==> flow/design.v <==
module register (r, rst, data, clk);
	output reg r;
	input rst,clk;
	input data;
    always @(posedge clk or negedge rst)
    begin
      if (rst==0)
	       begin
 	        r<=0;
         end
      else
        begin
          r<=data;
        end
    end
endmodule
module register3b (r, rst, data, clk);
	output reg [2:0] r;
	input rst,clk;
	input [2:0] data;
    always @(posedge clk or negedge rst)
    begin
      if (rst==0)
	       begin
 	        r[2:0]<= 3'b0;
         end
      else
        begin
          r[2:0]<=data[2:0];
        end
    end
endmodule
module register4b (r, rst, data, clk);
	output reg [3:0] r;
	input rst,clk;
	input [3:0] data;
   always @(posedge clk or negedge rst)
    begin
      if (rst==0)
	       begin
 	        r[3:0]<= 4'b0;
         end
      else
        begin
          r[3:0]<=data[3:0];
        end
    end
endmodule
module register32b (r, rst, data, clk);
	output reg [31:0] r;
	input rst,clk;
	input [31:0] data;
    always @(posedge clk or negedge rst)
    begin
      if (rst==0)
	       begin
 	        r[31:0]<= 32'b0;
         end
      else
        begin
          r[31:0]<=data[31:0];
        end
    end
endmodule
module ALU (alu_out, zero, funct, data1, data2);
	output zero;
	output reg [31:0] alu_out;
	input [31:0] data1,data2;
	input [2:0] funct;
assign zero=~(|alu_out);
always @(funct,data1,data2)
begin
  case (funct)
    3'b001: alu_out=data1+data2;
    3'B010: alu_out=data1-data2;
    3'b011: alu_out=data1&data2;
    3'b100:  alu_out=data1|data2;
    3'b101: alu_out=~data1;
    3'b110: alu_out=data1^data2;
    default:alu_out=32'b0;
  endcase
end
endmodule
module signextend (entrada,salida,tipo);
  input [27:0] entrada;
  input [1:0] tipo;
  output reg [31:0] salida;
  always @(entrada,tipo)   
  begin                    
    case (tipo)
      2'b00:   
			salida=entrada[16]?{15'b111111111111111,entrada[16:0]}:{15'b0,entrada[16:0]};
      2'b01:   
			salida=entrada[19]?{12'b111111111111,entrada[19:0]}:{12'b0,entrada[19:0]};
      2'b10:   
			salida=entrada[23]?{8'b11111111,entrada[23:0]}:{8'b0,entrada[23:0]};
      2'b11:   
			salida=entrada[27]?{4'b1111,entrada[27:0]}:{4'b0,entrada[27:0]};
    endcase
  end
endmodule
module decoder (mbs,negar,functout,RegWrite,MemtoReg,MemWrite,Branch,tipo,ALUsrc,opcode,functin);
input [2:0] functin;
input [3:0] opcode;
output reg RegWrite,MemtoReg,MemWrite,Branch,ALUsrc,mbs,negar;
output reg [2:0] functout;
output reg [1:0] tipo;
always @(opcode,functin)
begin
  case (opcode)
    4'b0000: begin
            RegWrite<=0;MemtoReg<=0;MemWrite<=0;Branch<=1;functout<=3'b010;tipo<=2'b00;ALUsrc<=0;mbs<=1;negar<=1;
          end
    4'b0001: begin
            RegWrite<=0;MemtoReg<=0;MemWrite<=0;Branch<=1;functout<=3'b010;tipo<=2'b00;ALUsrc<=0;mbs<=1;negar<=1;  
          end
    4'b0010: begin
            RegWrite<=0;MemtoReg<=0;MemWrite<=0;Branch<=1;functout<=3'b010;tipo<=2'b00;ALUsrc<=0;mbs<=1;negar<=0;  
          end
    4'b0011: begin
            RegWrite<=0;MemtoReg<=0;MemWrite<=0;Branch<=1;functout<=3'b010;tipo<=2'b00;ALUsrc<=0;mbs<=1;negar<=0;  
          end
    4'b0100: begin
            RegWrite<=0;MemtoReg<=0;MemWrite<=0;Branch<=1;functout<=3'b010;tipo<=2'b00;ALUsrc<=0;mbs<=0;negar<=1;
          end
    4'b0101: begin
            RegWrite<=0;MemtoReg<=0;MemWrite<=0;Branch<=1;functout<=3'b010;tipo<=2'b00;ALUsrc<=0;mbs<=0;negar<=1;
          end
    4'b0110: begin
            RegWrite<=0;MemtoReg<=0;MemWrite<=0;Branch<=1;functout<=3'b010;tipo<=2'b00;ALUsrc<=0;mbs<=0;negar<=0;
          end
    4'b0111: begin
            RegWrite<=0;MemtoReg<=0;MemWrite<=0;Branch<=1;functout<=3'b010;tipo<=2'b00;ALUsrc<=0;mbs<=0;negar<=0;
          end
    4'b1000: begin
            RegWrite<=1;MemtoReg<=0;MemWrite<=0;Branch<=0;functout<=functin;tipo<=2'b00;ALUsrc<=0;mbs<=0;negar<=0;
          end 
    4'b1001: begin
            RegWrite<=1;MemtoReg<=0;MemWrite<=0;Branch<=0;functout<=functin;tipo<=2'b00;ALUsrc<=1;mbs<=0;negar<=0;
          end
    4'b1010: begin
            RegWrite<=1;MemtoReg<=1;MemWrite<=0;Branch<=0;functout<=3'b001;tipo<=2'b00;ALUsrc<=1;mbs<=0;negar<=0;
          end
    4'b1011: begin
            RegWrite<=0;MemtoReg<=0;MemWrite<=1;Branch<=0;functout<=3'b001;tipo<=2'b00;ALUsrc<=1;mbs<=0;negar<=0;
          end
    4'b1100: begin
            RegWrite<=0;MemtoReg<=0;MemWrite<=0;Branch<=0;functout<=3'b000;tipo<=2'b00;ALUsrc<=1;mbs<=0;negar<=0;
          end
    4'b1101: begin
            RegWrite<=0;MemtoReg<=0;MemWrite<=0;Branch<=0;functout<=3'b000;tipo<=2'b00;ALUsrc<=1;mbs<=0;negar<=0;
          end
    4'b1110: begin
            RegWrite<=0;MemtoReg<=0;MemWrite<=0;Branch<=1;functout<=3'b001;tipo<=2'b01;ALUsrc<=1;mbs<=0;negar<=0;  
          end
    4'b1111: begin
            RegWrite<=0;MemtoReg<=0;MemWrite<=0;Branch<=1;functout<=3'b001;tipo<=2'b10;ALUsrc<=0;mbs<=0;negar<=0;  
          end
  endcase    
end
endmodule
module bancoreg (addrr, addrw, write, datain, dataout,rst,clk);    
	input [3:0] addrr,addrw;
	input write,rst,clk;
	input [31:0] datain;
	output reg [31:0] dataout;
	reg [511:0] memo;
	 always @(posedge clk or negedge rst)
	   begin
	     if (rst==0)
	       memo <= 512'b0;
	     else if (write==1)
	       memo[addrw*32 +: 32] <= datain[31:0];
	   end
	 always @(posedge clk)
	   begin
	     if (rst==1)
	       dataout[31:0] <= (write==1 && addrw==addrr) ? datain[31:0] : memo[addrr*32 +: 32];
	   end
endmodule
module IF (PCout,PCin);  
  input [31:0] PCin;
  output reg [31:0] PCout; 
  always @(PCin)
  begin
    PCout=PCin+1;
  end
endmodule
module ID (mbs,negar,jump,dato1,dato2,destinoWrOut,inm_ext,RegWriteout,MemtoReg,MemWrite,Branch,ALUsrc,funct,PCout,Instruccion,PCin,RegWritein,dataWr,destinoWrIn,rst,clk);
  input RegWritein,rst,clk;
  input [3:0] destinoWrIn;
  input [31:0] Instruccion,PCin,dataWr;
  output [31:0] dato1,dato2,inm_ext,PCout;
  output [3:0] destinoWrOut;
  output RegWriteout,MemtoReg,MemWrite,Branch,ALUsrc,mbs,negar;
  output jump;  
  output [2:0] funct;
  wire [1:0] tipo;
  decoder decodificador (
  .mbs(mbs),
  .negar(negar),
  .functout(funct),
  .RegWrite(RegWriteout),
  .MemtoReg(MemtoReg),
  .MemWrite(MemWrite),
  .Branch(Branch),
  .tipo(tipo),
  .ALUsrc(ALUsrc),
  .opcode(Instruccion[31:28]),
  .functin(Instruccion[19:17]));
  bancoreg rs (
  .addrr((Instruccion[31:28]==4'b1110)?Instruccion[27:24]:Instruccion[23:20]), 
  .addrw(destinoWrIn), 
  .write(RegWritein), 
  .datain(dataWr), 
  .dataout(dato1),
  .rst(rst),
  .clk(clk));
  bancoreg rt (
  .addrr(((Instruccion[31:28]==4'b1011)||(~Instruccion[31]))?Instruccion[27:24]:Instruccion[16:13]),
  .addrw(destinoWrIn), 
  .write(RegWritein), 
  .datain(dataWr), 
  .dataout(dato2),
  .rst(rst),
  .clk(clk));
  signextend extensor (
  .entrada(Instruccion[27:0]),
  .salida(inm_ext),
  .tipo(tipo));
  assign jump=Instruccion[31];  
  assign destinoWrOut=Instruccion[27:24];
  assign PCout=PCin;
endmodule
module EX (PCout,dataWrMem,destinoWrOut,zeroOut,alu_out,RegWriteOut,MemtoRegOut,MemWriteOut,BranchOut,RegWriteIn,MemtoRegIn,MemWriteIn,BranchIn,funct,ALUsrc,dato1,dato2,destinoWrIn,inm_ext,jump,negar,mbs,PCin);
input [31:0] dato1,dato2,inm_ext,PCin;
input [3:0] destinoWrIn;
output [3:0] destinoWrOut; 
input negar,mbs,jump,RegWriteIn,MemtoRegIn,MemWriteIn,BranchIn,ALUsrc;
input [2:0] funct;
output RegWriteOut,MemtoRegOut,MemWriteOut,BranchOut;
output zeroOut;
output [31:0] alu_out,dataWrMem,PCout;
wire zero;
ALU alu (
.alu_out(alu_out), 
.zero(zero), 
.funct(funct), 
.data1(MemWriteIn?dato2:dato1), 
.data2(ALUsrc?inm_ext:dato2));
assign PCout=jump?(ALUsrc?(dato1+inm_ext):inm_ext):(PCin+inm_ext);  
assign dataWrMem=dato1;  
assign RegWriteOut=RegWriteIn;
assign MemtoRegOut=MemtoRegIn;
assign MemWriteOut=MemWriteIn;
assign BranchOut=BranchIn;
assign destinoWrOut=destinoWrIn;
assign zeroOut=mbs?(zero?~zero:(negar?~mbs:mbs)):(negar?~zero:zero);
endmodule
module MEM (PCout,alu_outWB,PCsrc,RegWriteOut,MemtoRegOut,destinoWrOut,zero,alu_outMEM,destinoWrIn,RegWriteIn,MemtoRegIn,BranchIn,PCin,jump);
  input jump,zero,RegWriteIn,MemtoRegIn,BranchIn;
  input [31:0] alu_outMEM,PCin;
  input [3:0] destinoWrIn;
  output RegWriteOut,MemtoRegOut,PCsrc;
  output [3:0] destinoWrOut;
  output [31:0] PCout,alu_outWB;
  assign alu_outWB=alu_outMEM;
  assign PCout=jump?alu_outMEM:PCin;
  assign PCsrc=jump?BranchIn:(BranchIn&zero);
  assign RegWriteOut=RegWriteIn;
  assign MemtoRegOut=MemtoRegIn;
  assign destinoWrOut=destinoWrIn;
endmodule
module WB (RegWriteOut,destinoWrOut,res,data_mem,alu_out,destinoWrIn,RegWriteIn,MemtoRegIn);
  input [31:0] alu_out,data_mem;
  input RegWriteIn,MemtoRegIn;
  input [3:0] destinoWrIn;
  output RegWriteOut;
  output [31:0] res;
  output [3:0] destinoWrOut;
  assign RegWriteOut=RegWriteIn;
  assign destinoWrOut=destinoWrIn;
  assign res=MemtoRegIn?data_mem:alu_out;
endmodule
module RISC (destinoWrWB,escribir,PCsrc,result,PCoutMEM,NReset,clk,alu_outMEM,WriteDataInMEM,datoMemOut,InstruccionIn,PCinIF,MemWriteInMEM);
  input [31:0] datoMemOut,InstruccionIn;
  input NReset,clk;
  output escribir,PCsrc,MemWriteInMEM;
  output [3:0] destinoWrWB;
  output [31:0] result,PCoutMEM,alu_outMEM,PCinIF,WriteDataInMEM;
  wire [31:0] InstruccionIn,PCoutIF,PCinIF;
  wire [31:0] InstruccionOut,inm_extID,PCinID,PCoutID;
  wire [3:0] destinoWrOutID;
  wire mbsID,negarID,jumpID,RegWriteoutID,MemtoRegID,MemWriteID,BranchID,ALUsrcID;
  wire [2:0] functID;
  wire [31:0] dato1EX,dato2EX,inm_extEX,PCinEX,PCoutEX,dataWrMemEX,alu_outEX;
  wire [3:0] destinoWrInEX,destinoWrOutEX;
  wire [2:0] functEX;
  wire RegWriteOutEX,RegWriteInEX,MemtoRegOutEX,MemtoRegInEX,MemWriteOutEX,MemWriteInEX,BranchOutEX,BranchInEX,ALUsrcEX,zeroEX,jumpEX,negarEX,mbsEX;
  wire BranchInMEM,jumpMEM,zeroMEM,MemWriteInMEM,MemWriteOutMEM,RegWriteInMEM,RegWriteOutMEM,MemtoRegInMEM,MemtoRegOutMEM;
  wire [3:0] destinoWrInMEM,destinoWrOutMEM;
  wire [31:0] datoMemOut,PCinMEM,WriteDataInMEM,alu_outWB1;
  wire [31:0] data_mem,alu_outWB2;
  wire [3:0] destinoWrInWB;
  wire RegWriteInWB,MemtoRegInWB;
  IF IF (
  .PCout(PCoutIF),
  .PCin(PCinIF));
  ID ID (
  .mbs(mbsID),
  .negar(negarID),
  .jump(jumpID),
  .dato1(dato1EX),
  .dato2(dato2EX),
  .destinoWrOut(destinoWrOutID),
  .inm_ext(inm_extID),
  .RegWriteout(RegWriteoutID),
  .MemtoReg(MemtoRegID),
  .MemWrite(MemWriteID),
  .Branch(BranchID),
  .ALUsrc(ALUsrcID),
  .funct(functID),
  .PCout(PCoutID),
  .Instruccion(InstruccionOut),
  .PCin(PCinID),
  .RegWritein(escribir),
  .dataWr(result),
  .destinoWrIn(destinoWrWB),
  .rst(NReset),
  .clk(clk));
  EX EX (
  .PCout(PCoutEX),
  .dataWrMem(dataWrMemEX),
  .destinoWrOut(destinoWrOutEX),
  .zeroOut(zeroEX),
  .alu_out(alu_outEX),
  .RegWriteOut(RegWriteOutEX),
  .MemtoRegOut(MemtoRegOutEX),
  .MemWriteOut(MemWriteOutEX),
  .BranchOut(BranchOutEX),
  .RegWriteIn(RegWriteInEX),
  .MemtoRegIn(MemtoRegInEX),
  .MemWriteIn(MemWriteInEX),
  .BranchIn(BranchInEX),
  .funct(functEX),
  .ALUsrc(ALUsrcEX),
  .dato1(dato1EX),
  .dato2(dato2EX),
  .destinoWrIn(destinoWrInEX),
  .inm_ext(inm_extEX),
  .jump(jumpEX),
  .negar(negarEX),
  .mbs(mbsEX),
  .PCin(PCinEX));
  MEM MEM(
  .PCout(PCoutMEM),
  .alu_outWB(alu_outWB1),
  .PCsrc(PCsrc),
  .RegWriteOut(RegWriteOutMEM),
  .MemtoRegOut(MemtoRegOutMEM),
  .destinoWrOut(destinoWrOutMEM),
  .zero(zeroMEM),
  .alu_outMEM(alu_outMEM),
  .destinoWrIn(destinoWrInMEM),
  .RegWriteIn(RegWriteInMEM),
  .MemtoRegIn(MemtoRegInMEM),
  .BranchIn(BranchInMEM),
  .PCin(PCinMEM),
  .jump(jumpMEM));
  WB WB(
  .RegWriteOut(escribir),
  .destinoWrOut(destinoWrWB),
  .res(result),
  .data_mem(data_mem),
  .alu_out(alu_outWB2),
  .destinoWrIn(destinoWrInWB),
  .RegWriteIn(RegWriteInWB),
  .MemtoRegIn(MemtoRegInWB));
  register32b regPC_IFtoIF(
  .r(PCinIF), 
  .rst(NReset),
  .data(PCsrc?PCoutMEM:PCoutIF), 
  .clk(clk));
  register32b regPC_IFtoID(
  .r(PCinID), 
  .rst(NReset),
  .data(PCoutIF), 
  .clk(clk));
  register32b regInstr_IFtoID(
  .r(InstruccionOut), 
  .rst(NReset),
  .data(InstruccionIn), 
  .clk(clk));
  register4b regdestinoWr_IDtoEX(
  .r(destinoWrInEX), 
  .rst(NReset),
  .data(destinoWrOutID), 
  .clk(clk));
  register32b regInmediato_IDtoEX(
  .r(inm_extEX), 
  .rst(NReset),
  .data(inm_extID), 
  .clk(clk));
  register32b regPC_IDtoEX(
  .r(PCinEX), 
  .rst(NReset),
  .data(PCoutID), 
  .clk(clk));
  register regmbs_IDtoEX(
  .r(mbsEX), 
  .rst(NReset),
  .data(mbsID), 
  .clk(clk));
  register regnegar_IDtoEX(
  .r(negarEX), 
  .rst(NReset),
  .data(negarID), 
  .clk(clk));
  register regjump_IDtoEX(
  .r(jumpEX), 
  .rst(NReset),
  .data(jumpID), 
  .clk(clk));
  register regRegWrite_IDtoEX(
  .r(RegWriteInEX), 
  .rst(NReset),
  .data(RegWriteoutID), 
  .clk(clk));
  register regMemtoReg_IDtoEX(
  .r(MemtoRegInEX), 
  .rst(NReset),
  .data(MemtoRegID), 
  .clk(clk));
  register regMemWrite_IDtoEX(
  .r(MemWriteInEX), 
  .rst(NReset),
  .data(MemWriteID), 
  .clk(clk));
  register regBranch_IDtoEX(
  .r(BranchInEX), 
  .rst(NReset),
  .data(BranchID), 
  .clk(clk));
  register regALUsrc_IDtoEX(
  .r(ALUsrcEX), 
  .rst(NReset),
  .data(ALUsrcID), 
  .clk(clk));
  register3b regfunct_IDtoEX(
  .r(functEX), 
  .rst(NReset),
  .data(functID), 
  .clk(clk));
  register32b regPC_EXtoMEM(
  .r(PCinMEM), 
  .rst(NReset),
  .data(PCoutEX), 
  .clk(clk));
  register32b regdataWrMem_EXtoMEM(
  .r(WriteDataInMEM), 
  .rst(NReset),
  .data(dataWrMemEX), 
  .clk(clk));
  register4b regdestinoWr_EXtoMEM(
  .r(destinoWrInMEM), 
  .rst(NReset),
  .data(destinoWrOutEX), 
  .clk(clk));
  register regJump_EXtoMEM(
  .r(jumpMEM), 
  .rst(NReset),
  .data(jumpEX), 
  .clk(clk));
  register regzero_EXtoMEM(
  .r(zeroMEM), 
  .rst(NReset),
  .data(zeroEX), 
  .clk(clk));
  register regRegWrite_EXtoMEM(
  .r(RegWriteInMEM), 
  .rst(NReset),
  .data(RegWriteOutEX), 
  .clk(clk));
  register regMemtoReg_EXtoMEM(
  .r(MemtoRegInMEM), 
  .rst(NReset),
  .data(MemtoRegOutEX), 
  .clk(clk));
  register regMemWrite_EXtoMEM(
  .r(MemWriteInMEM), 
  .rst(NReset),
  .data(MemWriteOutEX), 
  .clk(clk));
  register regBranch_EXtoMEM(
  .r(BranchInMEM), 
  .rst(NReset),
  .data(BranchOutEX), 
  .clk(clk));
  register32b regalu_out_EXtoMEM(
  .r(alu_outMEM), 
  .rst(NReset),
  .data(alu_outEX), 
  .clk(clk));
  register32b regALU_out_MEMtoWB(
  .r(alu_outWB2), 
  .rst(NReset),
  .data(alu_outWB1), 
  .clk(clk));
  register32b regData_mem_out_MEMtoWB(
  .r(data_mem), 
  .rst(NReset),
  .data(datoMemOut), 
  .clk(clk));
  register regRegWrite_MEMtoWB(
  .r(RegWriteInWB), 
  .rst(NReset),
  .data(RegWriteOutMEM), 
  .clk(clk));
  register regMemtoReg_MEMtoWB(
  .r(MemtoRegInWB), 
  .rst(NReset),
  .data(MemtoRegOutMEM), 
  .clk(clk));
  register4b regdestinoWr_MEMtoWB(
  .r(destinoWrInWB), 
  .rst(NReset),
  .data(destinoWrOutMEM), 
  .clk(clk));
endmodule
Tool chain data of RISC. The steps from the RTL of RISC to its reports follow in flow order. Lines are those of the file above, counted from 1. Operators carry their Yosys type and port widths (W data, S select, Z words). The mark - stands for no value.

Top module: RISC. Clock port: clk. Standard-cell library: sky130hd. Timing corner: tt_025C_1v80.

Word-level counts. Counts by Yosys on the flattened word-level netlist (proc, flatten, opt, wreduce; memories kept). Register bits leave out memories and registers merged into their read ports (data or address); mux counts leave out enables and synchronous resets folded into registers. Print and check cells are left out. Cells with the same type and inputs are merged into one.

Under cells after elaboration stands 137. The figure for bits of input ports is 66. The entry for register bits reads 1439. For output and inout bits the number is 167.

Bitwise gates (word level): 13. For reduce/logical cells the number is 23. For muxes and demuxes the number is 31. The entry for equality and inequality tests reads 26. Add/sub/neg operators: 6. The entry for shift operators reads 4.

Operators by type and width (count): $shiftx A512 B10 Y32 (2); $and A512 B512 Y512 (2); $or A512 B512 Y512 (2); $shift A32 B33 Y512 (1); $shift A32 B33 Y512 const A (1); $not A512 Y512 (1); $mux W32 (13); $pmux W32 S6 (1); $pmux W32 S4 (1); $add A32 B32 Y32 (3); $neg A9 Y33 (1); $add A32 B1 Y32 const B (1); $sub A32 B32 Y32 (1); $and A32 B32 Y32 (1); $or A32 B32 Y32 (1); $xor A32 B32 Y32 (1); $not A32 Y32 (1); $reduce_or A32 Y1 (1); $eq A4 B4 Y1 const B (8); $reduce_or A15 Y1 (2); $reduce_or A12 Y1 (2); $reduce_or A10 Y1 (2); $eq A4 B3 Y1 const B (4); $reduce_or A14 Y1 (1); $pmux W1 S2 (7); $reduce_or A13 Y1 (1); $reduce_or A4 Y1 (3); $reduce_or A6 Y1 (2).

Other operator kinds: 21; their cells: 36.

Logic depth. Yosys ltp: most cells in a row. Word level: on the elaborated netlist, between registers, memories and ports. Mapped: between sequential cells and ports; inverters and the memories' decode and read muxes count.

For word-level depth the number is 7. ABC_AREA: 0. Under depth in mapped cells stands 25. The figure for depth with buffers taken out is 21.

Netlist. Yosys stat after the flow's synthesis: flattened, memories mapped to cells. It holds for the ABC_AREA given above (unset counts as 0); a run with the other value may have another netlist.

Cell types: sky130_fd_sc_hd__dfrtp_1 (count 1371, total area 3.43E+04 µm²); sky130_fd_sc_hd__a21oi_1 (count 1153, total area 5.77E+03 µm²); sky130_fd_sc_hd__mux4_2 (count 256, total area 5765.53 µm²); sky130_fd_sc_hd__nor2_1 (count 1233, total area 4.63E+03 µm²); sky130_fd_sc_hd__ha_1 (count 161, total area 2.01E+03 µm²); sky130_fd_sc_hd__edfxtp_1 (count 64, total area 1.92E+03 µm²); sky130_fd_sc_hd__clkbuf_1 (count 428, total area 1.61E+03 µm²); sky130_fd_sc_hd__nand2_1 (count 310, total area 1.16E+03 µm²); sky130_fd_sc_hd__mux2i_1 (count 93, total area 930.893 µm²); sky130_fd_sc_hd__xnor2_1 (count 90, total area 788.256 µm²); sky130_fd_sc_hd__nand3_1 (count 131, total area 655.629 µm²); sky130_fd_sc_hd__mux2_2 (count 52, total area 585.562 µm²); sky130_fd_sc_hd__o21ai_0 (count 116, total area 580.557 µm²); sky130_fd_sc_hd__inv_1 (count 145, total area 544.272 µm²); sky130_fd_sc_hd__a21o_1 (count 64, total area 480.461 µm²); sky130_fd_sc_hd__xor2_1 (count 47, total area 411.645 µm²); sky130_fd_sc_hd__a211oi_1 (count 49, total area 367.853 µm²); sky130_fd_sc_hd__a311oi_1 (count 37, total area 324.061 µm²).

Not listed: further types 63, cells in them 479.

For mapped flip-flops the number is 1435. Under sequential area stands 36229.7 µm². The entry for cells in the netlist reads 6279. The entry for synthesis area reads 66045.8 µm². The figure for buffers is 497.

By module: a second synthesis without flattening, with its own total; a netlist apart from the flattened one above.

For cell total of the unflattened synthesis the number is 5233. Under area (unflattened synthesis) stands 69855.7 µm².

Rows give one instance, submodules left out.

By module: bancoreg (times used 2, cells 1594, area 24075.6 µm², seq. area 13773.2 µm²); register32b (times used 10, cells 32, area 800.8 µm², seq. area 800.8 µm²); EX (times used 1, cells 655, area 4802.1 µm², seq. area 0.0 µm²); ALU (times used 1, cells 663, area 4514.3 µm², seq. area 0.0 µm²); MEM (times used 1, cells 75, area 833.3 µm², seq. area 0.0 µm²); IF (times used 1, cells 96, area 684.4 µm², seq. area 0.0 µm²); WB (times used 1, cells 41, area 581.8 µm², seq. area 0.0 µm²); RISC (times used 1, cells 36, area 544.3 µm², seq. area 0.0 µm²); ID (times used 1, cells 60, area 466.7 µm², seq. area 0.0 µm²); register (times used 16, cells 1, area 25.0 µm², seq. area 25.0 µm²); signextend (times used 1, cells 43, area 366.6 µm², seq. area 0.0 µm²); register4b (times used 3, cells 4, area 100.1 µm², seq. area 100.1 µm²); decoder (times used 1, cells 25, area 127.6 µm², seq. area 0.0 µm²); register3b (times used 1, cells 3, area 75.1 µm², seq. area 75.1 µm²).

Worst setup path after synthesis. Path of least setup slack by OpenSTA after synthesis, without wires, with an ideal clock, recovery checks aside; 20% of the period is set as input and as output delay. Where synthesis merged equal registers, the netlist keeps one of their names.

Path type: flip-flop to flip-flop. Start point: register regALUsrc_IDtoEX.r. End point: register regzero_EXtoMEM.r. The entry for period reads 8000 ps. Under launch time at the first pin stands 0 ps. The entry for data arrival time reads 5155 ps. The figure for library setup time is 124 ps. The entry for delay of the path reads 5279 ps. The figure for path buffers is 4. The entry for required time reads 7876 ps. Setup slack: 2722 ps. The figure for stages on the path is 26. For period reached after synthesis the number is 5278 ps.

"delay of the path" = arrival - input delay + setup time. "stages on the path" counts driving pins, that of a launching flip-flop among them; a cell with two outputs on the path counts twice. "period reached after synthesis" is the clock period less the worst setup slack; recovery checks do not enter. This is arithmetic on one report: input and output delays are still those of the set period (20% each). Between the ends stands the longest chain of elaborated cells between them, by number of cells; it is not shown to be the way that was timed. Of several equally long chains one is given. A line is the first line of the expression or statement that the cell stems from. Yosys adds cells for indexed reads and writes and turns some case tables into memories.

Cell sequence: sky130_fd_sc_hd__dfrtp_1 -> sky130_fd_sc_hd__clkbuf_1 -> sky130_fd_sc_hd__buf_4 -> sky130_fd_sc_hd__mux2i_1 -> sky130_fd_sc_hd__inv_2 -> sky130_fd_sc_hd__nor2_1 -> sky130_fd_sc_hd__nand3_1 -> sky130_fd_sc_hd__nor3_1 -> sky130_fd_sc_hd__and4_1 -> sky130_fd_sc_hd__clkbuf_1 -> sky130_fd_sc_hd__a21oi_1 -> sky130_fd_sc_hd__xnor2_1 -> sky130_fd_sc_hd__ha_1 -> sky130_fd_sc_hd__clkbuf_1 -> sky130_fd_sc_hd__and3_1 -> sky130_fd_sc_hd__and2_1 -> sky130_fd_sc_hd__a222oi_1 -> sky130_fd_sc_hd__nor3_1 -> sky130_fd_sc_hd__a311oi_1 -> sky130_fd_sc_hd__nand2_1 -> sky130_fd_sc_hd__nor4_1 -> sky130_fd_sc_hd__nand4b_1 -> sky130_fd_sc_hd__or4b_1 -> sky130_fd_sc_hd__nor3_2 -> sky130_fd_sc_hd__mux2i_1 -> sky130_fd_sc_hd__nor3_2. The entry for cells in the longest elaborated chain reads 7. The figure for elaborated cells on any way between the ends is 12. Under RTL lines with such cells stands 9. Classes of those cells: 2 x add/sub; 5 x mux; 4 x logic; 1 x reduce/logical.

RTL lines, path after synthesis: from (decl) (line 2) `output reg r;`; from (assign) (line 9) `r<=0;`; from (assign) (line 13) `r<=data;`; $mux W32 (line 250) `.data2(ALUsrc?inm_ext:dato2));`; $sub A32 B32 Y32 (line 75) `3'B010: alu_out=data1-data2;`; $pmux W32 S6 (line 73) `case (funct)`; $reduce_or A32 Y1 (line 70) `assign zero=~(|alu_out);`; $not A1 Y1 (line 70); $mux W1 x2 (line 258) `assign zeroOut=mbs?(zero?~zero:(negar?~mbs:mbs)):(negar?~zero:zero);`; to (assign) (line 9); to (assign) (line 13); to (decl) (line 2).

Nets of the timed path that keep an RTL name, with a line that drives or declares them; the list need not be complete.

Nets with RTL names, path after synthesis (line): EX.alu.alu_out[26] (73).

Path in the finished layout. From the final timing report of stored run 2: the path of least setup slack in the routed layout; clock arrival at registers is part of the times. The path's times are printed in steps of 10 ps; the period is the one set.

Path type: flip-flop to flip-flop. Start point: register regALUsrc_IDtoEX.r. End point: register regzero_EXtoMEM.r. Setup slack: 450 ps. The figure for stages on the path is 22. The entry for data arrival time reads 6890 ps. The entry for period reads 6660 ps. The entry for required time reads 7340 ps. The figure for library setup time is 110 ps. The figure for path buffers is 1. Under launch time at the first pin stands 790 ps.

Between the ends stands the longest chain of elaborated cells between them, by number of cells; it is not shown to be the way that was timed. Of several equally long chains one is given.

Cell sequence: sky130_fd_sc_hd__dfrtp_2 -> sky130_fd_sc_hd__buf_4 -> sky130_fd_sc_hd__mux2i_1 -> sky130_fd_sc_hd__inv_2 -> sky130_fd_sc_hd__nor3_1 -> sky130_fd_sc_hd__and3_1 -> sky130_fd_sc_hd__and4_1 -> sky130_fd_sc_hd__a31oi_1 -> sky130_fd_sc_hd__xnor2_1 -> sky130_fd_sc_hd__ha_1 -> sky130_fd_sc_hd__and4_1 -> sky130_fd_sc_hd__and3_1 -> sky130_fd_sc_hd__a222oi_1 -> sky130_fd_sc_hd__nor3_1 -> sky130_fd_sc_hd__a311oi_1 -> sky130_fd_sc_hd__nand2_1 -> sky130_fd_sc_hd__nor4_1 -> sky130_fd_sc_hd__nand4b_1 -> sky130_fd_sc_hd__or4b_1 -> sky130_fd_sc_hd__nor3_2 -> sky130_fd_sc_hd__mux2i_1 -> sky130_fd_sc_hd__nor3_2. The entry for cells in the longest elaborated chain reads 7. The figure for elaborated cells on any way between the ends is 12. Under RTL lines with such cells stands 9. Classes of those cells: 2 x add/sub; 5 x mux; 4 x logic; 1 x reduce/logical.

RTL lines, path after layout: from (decl) (line 2) `output reg r;`; from (assign) (line 9) `r<=0;`; from (assign) (line 13) `r<=data;`; $mux W32 (line 250) `.data2(ALUsrc?inm_ext:dato2));`; $sub A32 B32 Y32 (line 75) `3'B010: alu_out=data1-data2;`; $pmux W32 S6 (line 73) `case (funct)`; $reduce_or A32 Y1 (line 70) `assign zero=~(|alu_out);`; $not A1 Y1 (line 70); $mux W1 x2 (line 258) `assign zeroOut=mbs?(zero?~zero:(negar?~mbs:mbs)):(negar?~zero:zero);`; to (assign) (line 9); to (assign) (line 13); to (decl) (line 2).

Nets of the timed path that keep an RTL name, with a line that drives or declares them; the list need not be complete.

Nets with RTL names, path after layout (line): EX.alu.alu_out[26] (73).

Top module RISC; platform sky130hd; tools Yosys and OpenROAD; 6 stored runs in no particular order. Input and output delays are each 20% of the period that was set; the output load is 0.01 pF. "achieved clock period": clock period set for the run, less the worst setup slack. It is reckoned from that one timing run; input and output delays stay at 20% of the period that was set. "allowed time less slack (worst setup path)" means the part of the period allowed to the worst setup path (the constraints hold back 20% at inputs and 20% at outputs) less its slack; where the path has registers, the arrival times of their clocks count too. "power consumption" is the tool's figure for a default switching activity; nothing was simulated. "allowed time less slack (worst setup path)" is known to 10 ps.

Stored run 1 has these settings: CELL_PAD_IN_SITES_DETAIL_PLACEMENT 2; CORE_UTILIZATION 40; GPL_ROUTABILITY_DRIVEN 0; HOLD_SLACK_MARGIN 0.2; MIN_ROUTING_LAYER met2; SLEW_MARGIN 40; period_ns 8.0; CAP_MARGIN 20; CORE_MARGIN 2. Outcome: no final report: routing broke off with GRT-0232.

Stored run 2 has these settings: CORE_UTILIZATION 40; SETUP_SLACK_MARGIN -0.35; period_ns 6.66; CAP_MARGIN 20; CORE_MARGIN 2; SLEW_MARGIN 20. The post-synthesis cell area reads 66045.8 µm². The full die area reads 168379.0 µm². The area of the standard cells in the finished layout is 76649.8 µm². The utilization in the final report is 46.6 %. The measured smallest setup slack is 450 ps. The measured total negative setup slack is 0 ps. The worst hold slack in the final report comes to 341 ps. The power consumption reads 0.030347 W. The achieved clock period stands at 6210 ps. The measured allowed time less slack (worst setup path) is 6210 ps. Worst path kind: flip-flop to flip-flop.

Stored run 3 has these settings: CORE_UTILIZATION 40; GPL_ROUTABILITY_DRIVEN 0; HOLD_SLACK_MARGIN 0.2; period_ns 8.0; CAP_MARGIN 20; CORE_MARGIN 2; SLEW_MARGIN 20. The post-synthesis cell area reads 66045.8 µm². The full die area reads 168379.0 µm². The area of the standard cells in the finished layout is 76085.5 µm². The utilization in the final report is 46.3 %. The measured smallest setup slack is 1454 ps. The measured total negative setup slack is 0 ps. The worst hold slack in the final report comes to 340 ps. The power consumption reads 0.024974 W. The achieved clock period stands at 6546 ps. The measured allowed time less slack (worst setup path) is 6550 ps. Worst path kind: flip-flop to flip-flop.

Stored run 4 has these settings: CORE_UTILIZATION 40; period_ns 6.66; CAP_MARGIN 20; CORE_MARGIN 2; SLEW_MARGIN 20. The post-synthesis cell area reads 66045.8 µm². The full die area reads 168379.0 µm². The area of the standard cells in the finished layout is 76654.8 µm². The utilization in the final report is 46.6 %. The measured smallest setup slack is 515 ps. The measured total negative setup slack is 0 ps. The worst hold slack in the final report comes to 341 ps. The power consumption reads 0.030339 W. The achieved clock period stands at 6145 ps. The measured allowed time less slack (worst setup path) is 6140 ps. Worst path kind: flip-flop to flip-flop.

Stored run 5 has these settings: CELL_PAD_IN_SITES_DETAIL_PLACEMENT 2; CORE_UTILIZATION 16; GPL_ROUTABILITY_DRIVEN 0; MIN_ROUTING_LAYER met2; PLACE_DENSITY_LB_ADDON 0.16; SLEW_MARGIN 30; TNS_END_PERCENT 15; period_ns 8.0; CAP_MARGIN 20; CORE_MARGIN 2. The post-synthesis cell area reads 66045.8 µm². The full die area reads 417943.0 µm². The area of the standard cells in the finished layout is 81780.9 µm². The utilization in the final report is 19.9 %. The measured smallest setup slack is 926 ps. The measured total negative setup slack is 0 ps. The worst hold slack in the final report comes to 341 ps. The power consumption reads 0.027417 W. The achieved clock period stands at 7074 ps. The measured allowed time less slack (worst setup path) is 7070 ps. Worst path kind: flip-flop to flip-flop.

Stored run 6 has these settings: CAP_MARGIN 30; CELL_PAD_IN_SITES_DETAIL_PLACEMENT 0; CORE_MARGIN 6; CORE_UTILIZATION 46; CTS_CLUSTER_DIAMETER 365; GPL_ROUTABILITY_DRIVEN 1; MAX_ROUTING_LAYER met5; MIN_ROUTING_LAYER met1; SETUP_SLACK_MARGIN 2.25; SLEW_MARGIN 0; period_ns 7.82. The post-synthesis cell area reads 66045.8 µm². The full die area reads 152815.0 µm². The area of the standard cells in the finished layout is 76743.6 µm². The utilization in the final report is 54.1 %. The measured smallest setup slack is 2395 ps. The measured total negative setup slack is 0 ps. The worst hold slack in the final report comes to 336 ps. The power consumption reads 0.025873 W. The achieved clock period stands at 5425 ps. The measured allowed time less slack (worst setup path) is 5430 ps. Worst path kind: flip-flop to flip-flop.
